==> flow/design.v <==
module UART_TX_CTRL
#(
    parameter [ 1:0] RDY       = 2'b01,
    parameter [ 1:0] LOAD      = 2'b10,
    parameter [ 1:0] SEND      = 2'b11,
    parameter [ 3:0] IDX_MAX   = 10,
    parameter [13:0] TMR_MAX   = 14'b10100010110000  
)
(
    input  wire       CLK,
    input  wire       rst,
    input  wire       send,
    input  wire [7:0] send_data,
    output wire       ready,
    output wire       UART_TX
);
reg         tx_bit;
reg  [ 1:0] tx_state;
reg  [ 9:0] tx_data;
reg  [ 3:0] index;
reg  [13:0] tx_tmr;
wire        bit_done;
always @(posedge CLK) begin : state_transition
    if (rst)
        tx_state <= RDY;
    else
    case (tx_state)
        RDY:
            if (send)
                tx_state <= LOAD;
        LOAD:
            tx_state <= SEND;
        SEND:
            if (bit_done) begin
                if (index == IDX_MAX)
                    tx_state <= RDY;
                else
                    tx_state <= LOAD;
            end
        default:  
            tx_state <= RDY;
    endcase
end
always @(posedge CLK) begin : timing
    if (rst || tx_state == RDY) begin
        tx_tmr <= 14'd0;
    end
    else begin
        if (bit_done)
            tx_tmr <= 14'd0;
        else
            tx_tmr <= tx_tmr + 1;
    end
end
always @(posedge CLK) begin : increment_index
    if (rst || tx_state == RDY)
        index <= 0;
    else if (tx_state == LOAD)
        index <= index + 1;
end
always @(posedge CLK) begin : data_latch
    if (send)
        tx_data <= {1'b1, send_data, 1'b0};
end
always @(posedge CLK) begin : bit0
    if (rst || tx_state == RDY)
        tx_bit <= 1'b1;
    else if (tx_state == LOAD)
        tx_bit <= tx_data[index];
end
assign bit_done = (tx_tmr == TMR_MAX)? 1 : 0;
assign UART_TX   = tx_bit;
assign ready     = (tx_state == RDY)? 1 : 0;
endmodule
module UART_RX_CTRL
#(
    parameter [ 2:0] WAIT_START  = 3'b001,
    parameter [ 2:0] STORE_START = 3'b010,
    parameter [ 2:0] STORE_DATA  = 3'b011,
    parameter [ 2:0] STORE_STOP  = 3'b100,
    parameter [ 2:0] STORE_LAST  = 3'b101,
    parameter [13:0] TMR_MAX     = 14'b10100010110000  
)(
    input  wire        CLK,
    input  wire        rst,
    input  wire        UART_RX,
    output reg  [ 7:0] recv_data,
    output wire        vald_data
);
reg  [ 2:0] rx_reg;
reg  [ 2:0] rx_state;
reg  [13:0] rx_tmr;
reg  [ 2:0] bit_count;
wire        sample_point;
wire        startbit_detected;
always @(posedge CLK) begin : rx_latch_n_shift
    if (rst)
        rx_reg <= 3'd0;
    else
        rx_reg <= {rx_reg[1:0], UART_RX};
end
function set_startbit_detected;
    input state, rx2, rx1;
    begin
        if (state==WAIT_START && rx2==1'b1 && rx1==1'b0)
            set_startbit_detected = 1'b1;
        else
            set_startbit_detected = 1'b0;
    end
endfunction
assign startbit_detected = set_startbit_detected(
                            rx_state,
                            rx_reg[2],
                            rx_reg[1]
                        );
always @(posedge CLK) begin : rx_timer
    if (rst) begin
        rx_tmr <= 14'd0;
    end
    else if (startbit_detected == 1'b1) begin
        rx_tmr <= 14'd0;
    end
    else begin
        if (rx_tmr == TMR_MAX)
            rx_tmr <= 14'd0;
        else
            rx_tmr <= rx_tmr + 14'd1;
    end
end
assign sample_point = (rx_tmr == 14'd0)? 1'b1 : 1'b0;
always @(posedge CLK) begin : state_transition_n_bit_count
    if (rst) begin
        rx_state  <= WAIT_START;
        bit_count <= 3'd0;
    end
    else
    case (rx_state)
        WAIT_START:
            if (startbit_detected == 1'b1) begin
                rx_state <= STORE_START;
                bit_count <= 3'd0;
            end
        STORE_START:
            if (sample_point == 1'b1) begin
                if (rx_reg[1] == 1'b0)
                    rx_state <= STORE_DATA;
                else  
                    rx_state <= WAIT_START;
            end
        STORE_DATA:
            if (sample_point == 1'b1) begin
                recv_data <= {rx_reg[1], recv_data[7:1]};
                if (bit_count == 3'd7)
                    rx_state <= STORE_STOP;
                else
                    bit_count <= bit_count + 3'd1;
            end
        STORE_STOP:
            if (sample_point == 1'b1) begin
                if (rx_reg[1] == 1'b1)
                    rx_state <= STORE_LAST;
                else  
                    rx_state <= WAIT_START;
            end
        STORE_LAST:
            rx_state <= WAIT_START;
        default:  
            rx_state <= WAIT_START;
    endcase
end
assign vald_data = (rx_state == STORE_LAST)? 1'b1 : 1'b0;
endmodule
module FIFO
#(
    parameter ADDR_WIDTH = 8,
    parameter DATA_WIDTH = 8
)
(
    input  wire                  CLK,
    input  wire                  rst,
    input  wire                  w_enable,
    input  wire                  r_enable,
    input  wire [DATA_WIDTH-1:0] w_data,
    output reg  [DATA_WIDTH-1:0] r_data,
    output reg  [ADDR_WIDTH:0]   count
);
reg [ADDR_WIDTH-1:0] w_addr;
reg [ADDR_WIDTH-1:0] r_addr;
reg [DATA_WIDTH-1:0] ram [2**ADDR_WIDTH-1:0];
always @(posedge CLK) begin : dpm
    if (w_enable)
        ram[w_addr] <= w_data;
    if (rst)
        r_data      <= 0;
    else if (r_enable)
        r_data      <= ram[r_addr];
end
always @(posedge CLK) begin : addr
    if (rst) begin
        w_addr <= 0;
        r_addr <= 0;
    end
    else begin
        if (w_enable)
            w_addr <= w_addr + 1'b1;
        if (r_enable)
            r_addr <= r_addr + 1'b1;
    end
end
always @(posedge CLK) begin : count_data
    if (rst)
        count <= 0;
    else
    case ({w_enable, r_enable})
        2'b00: count <= count;
        2'b01: count <= count - 1'b1;
        2'b10: count <= count + 1'b1;
        2'b11: count <= count;
    endcase
end
endmodule
module UART
#(
    parameter [ 2:0] WAIT_ACTI      = 3'b001,
    parameter [ 2:0] SEND_CHAR      = 3'b010,
    parameter [ 2:0] RDY            = 3'b011,
    parameter [ 2:0] WAIT_RDY       = 3'b100,
    parameter [ 3:0] BTN_STR_LEN    = 4'd8,
    parameter [ 1:0] PARROT_STR_LEN = 2'd3,
    parameter        BTN            = 1'b0,
    parameter        PARROT         = 1'b1,
    parameter [13:0] BAUD_TMR_MAX   = 14'd15  
)
(
    input  wire CLK,        
    input  wire rst,        
    input  wire btn_0,      
    output wire UART_TX,    
    input  wire UART_RX     
);
reg  [ 2:0] uart_state;
wire [ 7:0] btn_str        [ 7:0];
reg  [ 3:0] str_idx;
reg         send_mode;
reg         send_char;
wire        send;
reg  [ 7:0] send_data;
wire        ready;
assign send = send_char;
wire [ 7:0] recv_data;
wire        vald_data;
wire        w_enable;
wire        r_enable;
wire [ 7:0] r_data;
wire [ 8:0] count;
assign btn_str[0] = 8'h02;  
assign btn_str[1] = 8'h41;  
assign btn_str[2] = 8'h52;  
assign btn_str[3] = 8'h54;  
assign btn_str[4] = 8'h59;  
assign btn_str[5] = 8'h0D;  
assign btn_str[6] = 8'h0A;  
assign btn_str[7] = 8'h03;  
UART_TX_CTRL #(.TMR_MAX(BAUD_TMR_MAX)) uart_tx_ctrl (
    CLK,
    rst,
    send,
    send_data,
    ready,
    UART_TX
);
UART_RX_CTRL #(.TMR_MAX(BAUD_TMR_MAX)) uart_rx_ctrl (
    CLK,
    rst,
    UART_RX,
    recv_data,
    vald_data
);
assign w_enable = (vald_data == 1'b1 && count < 2**8);
assign r_enable = (count > 0 && uart_state == WAIT_ACTI)? 1 : 0;
FIFO fifo (
    CLK,
    rst,
    w_enable,
    r_enable,
    recv_data,  
    r_data,
    count
);
always @(posedge CLK) begin : state_transition
    if (rst) begin
        uart_state <= WAIT_ACTI;
        send_mode  <= BTN;
    end
    else
    case (uart_state)
        WAIT_ACTI:
            if (r_enable) begin
                uart_state <= SEND_CHAR;
                send_mode  <= PARROT;
            end
            else if (btn_0 == 1'b1) begin
                uart_state <= SEND_CHAR;
                send_mode  <= BTN;
            end
        SEND_CHAR:
            uart_state <= RDY;
        RDY:
            uart_state <= WAIT_RDY;
        WAIT_RDY:
            if (ready == 1'b1) begin
                case (send_mode)
                    PARROT: begin
                        uart_state <= WAIT_ACTI;
                    end
                    BTN: begin
                        if (str_idx == BTN_STR_LEN)
                            uart_state <= WAIT_ACTI;
                        else
                            uart_state <= SEND_CHAR;
                    end
                endcase
            end
        default:  
            uart_state <= WAIT_ACTI;
    endcase
end
always @(posedge CLK) begin : inc_idx
    if (rst || uart_state == WAIT_ACTI)
        str_idx <= 0;
    else if (uart_state == SEND_CHAR)
        str_idx <= str_idx + 1;
end
always @(posedge CLK) begin : char_load
    if (rst) begin
        send_char <= 1'b0;
        send_data <= 0;
    end
    else if (uart_state == SEND_CHAR) begin
        send_char <= 1'b1;
        if (send_mode == PARROT)
            send_data <= r_data;
        else if (send_mode == BTN)
            send_data <= btn_str[str_idx[2:0]];
    end
    else begin
        send_char <= 1'b0;
    end
end
endmodule
From RTL to reports: UART --
Tool output for the design above, in the order of the flow. Line numbers count from 1 in the design file above. Operators: Yosys type, input widths -> output width; for muxes data width and select width s. The mark n/a stands for no value.
Design: top module UART, clock port CLK, library sky130hd, timing corner tt_025C_1v80

After elaboration --
Yosys after proc, flatten, opt, wreduce and memory -nomap, before mapping. Memory bits, and registers merged into a memory's read port (data or address), are not among the register bits. Print and check cells are not counted. Equal cells are merged and count once. Memory sizes are those after Yosys's memory passes, which may raise the word count (mostly to a power of two), join words into wider ones and drop unused or constant bits.
Bit counts: register bits 102, bits in latches 0, bits in writable memories 2048, ROM bits 0, clocked read ports x word width 8, memories kept 1, bits of input ports 4, output and inout bits 1
Cells by class: add/subtract/negate cells 9, multiply operators 0, divide/modulo/power cells 0, magnitude comparators 2, equal/unequal tests 37, shift operators 1, muxes and demuxes 37, bitwise logic cells 3, reduce/logical cells 20
Memory list:
- fifo.ram | depth 256, bits a word 8, rd ports 1, write ports 1, line 189 | reg [DATA_WIDTH-1:0] ram [2**ADDR_WIDTH-1:0];
Operator list (count):
- $pmux 8 s8 | 1
- $mux 3 | 12
- $add 14x1->14 const B | 2
- $eq 14x4->1 const B | 2
- $eq 3x3->1 const B | 8
- $pmux 3 s4 | 2
- $mux 8 | 3
- $eq 3x2->1 const B | 6
- $pmux 9 s2 | 1
- $add 8x1->8 const B | 2
- $logic_not 14->1 | 1
- $ne 2x1->1 const B | 7
- $pmux 3 s2 | 2
- $shiftx 10x4->1 | 1
- $mux 1 | 10
- $mux 2 | 5
- $eq 3x1->1 const B | 3
- $add 9x1->9 const B | 1
- $sub 9x1->9 const B | 1
- $gt 9x1->1 const B | 1
- $lt 9x9->1 const B | 1
- $eq 2x2->1 const B | 4
- $add 4x1->4 const B | 2
- $eq 4x4->1 const B | 2
- $reduce_and 2->1 | 3
- $pmux 2 s3 | 1
- $reduce_and 5->1 | 1
- $logic_and 1x1->1 | 4
Other operator kinds: 13; their cells: 20.

Logic depth --
Longest topological path by Yosys (ltp), each cell counted once; first at word level (registers and memories cut), then after technology mapping (sequential cells cut; the memories' decode and read muxes count).
Depth: word-level depth 5, ABC_AREA 0, gate-level depth with buffers 13, depth with buffers taken out 13

Netlist --
The flow's flattened synthesis, as Yosys stat reports it; memories are mapped. The netlist is that of the ABC_AREA named above (0 if unset); the other value can give another one. Totals and module areas in this step are rounded.
Cells by type:
- sky130_fd_sc_hd__edfxtp_1 | count 2064, total area 6.2E+04 um^2
- sky130_fd_sc_hd__mux4_2 | count 503, total area 1.13E+04 um^2
- sky130_fd_sc_hd__dfxtp_1 | count 96, total area 1.92E+03 um^2
- sky130_fd_sc_hd__mux2i_1 | count 156, total area 1.56E+03 um^2
- sky130_fd_sc_hd__nor2_1 | count 369, total area 1.39E+03 um^2
- sky130_fd_sc_hd__nand2_1 | count 124, total area 465.446 um^2
- sky130_fd_sc_hd__a21oi_1 | count 85, total area 425.408 um^2
- sky130_fd_sc_hd__clkbuf_1 | count 107, total area 401.635 um^2
- sky130_fd_sc_hd__buf_6 | count 30, total area 337.824 um^2
- sky130_fd_sc_hd__ha_1 | count 26, total area 325.312 um^2
- sky130_fd_sc_hd__a22oi_1 | count 35, total area 262.752 um^2
- sky130_fd_sc_hd__nand3_1 | count 52, total area 260.25 um^2
- sky130_fd_sc_hd__buf_2 | count 50, total area 250.24 um^2
- sky130_fd_sc_hd__o21ai_0 | count 50, total area 250.24 um^2
- sky130_fd_sc_hd__o221ai_1 | count 26, total area 227.718 um^2
- sky130_fd_sc_hd__o22ai_1 | count 34, total area 212.704 um^2
- sky130_fd_sc_hd__xor2_1 | count 23, total area 201.443 um^2
- sky130_fd_sc_hd__xnor2_1 | count 21, total area 183.926 um^2
Not listed: further types 52, cells in them 362.
Mapped netlist: cells in the netlist 4213, cell area after synthesis 84000 um^2, sequential area 64000 um^2, flip-flop cells 2160
By module: a second synthesis without flattening, with its own total; a netlist apart from the flattened one above.
Unflattened totals: cell total of the unflattened synthesis 4435, area (unflattened synthesis) 85000 um^2
Each row is one instance without its submodules.
By module:
- FIFO | times used 1, cells 4072, area 81000 um^2, seq. area 62000 um^2
- UART_RX_CTRL (TMR_MAX=15) | times used 1, cells 136, area 1400 um^2, seq. area 700 um^2
- UART_TX_CTRL (TMR_MAX=15) | times used 1, cells 127, area 1300 um^2, seq. area 680 um^2
- UART | times used 1, cells 100, area 880 um^2, seq. area 360 um^2

Worst setup path after synthesis --
Source: OpenSTA report_checks on the synthesized netlist (no wires, ideal clock, input and output delay 20% of the period each), path of least setup slack; recovery checks are left aside. Register names are those of the netlist, which keeps one name where synthesis merged equal registers.
Path after synthesis: path type register to register, start register uart_rx_ctrl.recv_data[1], end memory fifo.ram[0][1], period 10.0 ns, setup time 0.820 ns, time at the first pin 0.000 ns, data arrival time 3.240 ns, data required time 9.180 ns, slack 5.940 ns, path delay 4.060 ns, stages on the path 1, period reached after synthesis 4.06 ns
"path delay" is the arrival time less input delay plus setup time. "stages on the path": output pins that drive a net of the path, with the launching flip-flop's if there is one; two outputs of one cell count as two. "period reached after synthesis" is the clock period less the worst setup slack; recovery checks do not enter. This is arithmetic on one report: input and output delays are still those of the set period (20% each). Between the ends stands the longest chain of elaborated cells between them, by number of cells; it is not shown to be the way that was timed. Of several equally long chains one is given. A line is the first line of the expression or statement that the cell stems from. Yosys adds cells for indexed reads and writes and turns some case tables into memories.
On the way, after synthesis: cell sequence sky130_fd_sc_hd__edfxtp_1, cells in the longest elaborated chain 1, elaborated cells between the ends (all ways) 1, RTL lines with such cells 1, classes of those cells mux (1)
RTL lines, path after synthesis:
- start: declaration | line 87 | output reg  [ 7:0] recv_data,
- start: assignment | line 152 | recv_data <= {rx_reg[1], recv_data[7:1]};
- $mux 8 | line 191 | if (w_enable)
- end: declaration | line 189 | reg [DATA_WIDTH-1:0] ram [2**ADDR_WIDTH-1:0];

Worst path after layout --
Path of least setup slack in the final report of job 1 (OpenROAD, finished layout, wires in). Where an end is a register, its clock arrival counts in the times.
Path after layout: path type register to register, start register fifo.r_addr[1], end register fifo.r_data[6], period 10.0 ns, setup time 0.14 ns, time at the first pin 0.84 ns, data arrival time 5.27 ns, data required time 10.70 ns, slack 5.43 ns, stages on the path 9
On the way, after layout: cell sequence sky130_fd_sc_hd__dfxtp_4 sky130_fd_sc_hd__buf_12 sky130_fd_sc_hd__buf_4 sky130_fd_sc_hd__mux4_2 sky130_fd_sc_hd__mux4_2 sky130_fd_sc_hd__a21oi_1 sky130_fd_sc_hd__a21oi_1 sky130_fd_sc_hd__a21oi_1 sky130_fd_sc_hd__o31ai_1
RTL lines, path after layout:
- start: declaration | line 188 | reg [ADDR_WIDTH-1:0] r_addr;
- start: assignment | line 201 | r_addr <= 0;
- start: assignment | line 207 | r_addr <= r_addr + 1'b1;
- end: declaration | line 184 | output reg  [DATA_WIDTH-1:0] r_data,
Chain of elaborated cells between the ends: none given.

FLOW RESULTS
============

Measured data: module UART, platform sky130hd, 3 stored runs of the flow under differing settings, order arbitrary. Input and output delays are each 20% of the period that was set; the output load is 0.01 pF.
"clock period reached" = clock period - worst setup slack. The figure is calculated, with input and output delays left at 20% of the set period.
"critical setup path time" is the time allowed to the run's worst setup path (the clock period less input and output delay, where it has them) less its slack. Clock arrival times count: a late capture clock shortens it, a late launch clock lengthens it.
"total design power" rests on the timing tool's default activity at the inputs, not on a simulated workload.
Measured values are rounded.

* Job 1 | settings: CAP_MARGIN 40; CELL_PAD_IN_SITES_DETAIL_PLACEMENT 0; CORE_ASPECT_RATIO 1.34; CORE_MARGIN 7; CORE_UTILIZATION 48; CTS_CLUSTER_DIAMETER 205; GPL_ROUTABILITY_DRIVEN 0; SETUP_SLACK_MARGIN -0.67; SLEW_MARGIN 15; TNS_END_PERCENT 70; period_ns 10.0 | results: netlist area reported by Yosys 84000 um^2; area of the die 190000 um^2; standard-cell area after routing 95000 um^2; utilization of the finished layout 54%; lowest setup slack 5.4 ns; total negative slack 0.000 ns; worst hold slack after layout 0.43 ns; total design power 21000 µW; clock period reached 4.573 ns; critical setup path time 4.57 ns; type of the worst setup path register to register
* Job 2 | settings: CORE_UTILIZATION 40; period_ns 4.66; CAP_MARGIN 20; CORE_MARGIN 2; SLEW_MARGIN 20 | results: netlist area reported by Yosys 84000 um^2; area of the die 210000 um^2; standard-cell area after routing 96000 um^2; utilization of the finished layout 46%; lowest setup slack 0.65 ns; total negative slack 0.000 ns; worst hold slack after layout 0.43 ns; total design power 47000 µW; clock period reached 4.009 ns; critical setup path time 4.01 ns; type of the worst setup path register to register
* Job 3 | settings: CELL_PAD_IN_SITES_DETAIL_PLACEMENT 1; CORE_UTILIZATION 40; CTS_CLUSTER_DIAMETER 270; CTS_CLUSTER_SIZE 84; GPL_ROUTABILITY_DRIVEN 0; MAX_ROUTING_LAYER met4; SETUP_SLACK_MARGIN 0.14; SLEW_MARGIN 35; period_ns 7.47; CAP_MARGIN 20; CORE_MARGIN 2 | results: netlist area reported by Yosys 84000 um^2; area of the die 210000 um^2; standard-cell area after routing 89000 um^2; utilization of the finished layout 42%; lowest setup slack 2.9 ns; total negative slack 0.000 ns; worst hold slack after layout 0.46 ns; total design power 22000 µW; clock period reached 4.583 ns; critical setup path time 4.58 ns; type of the worst setup path register to register
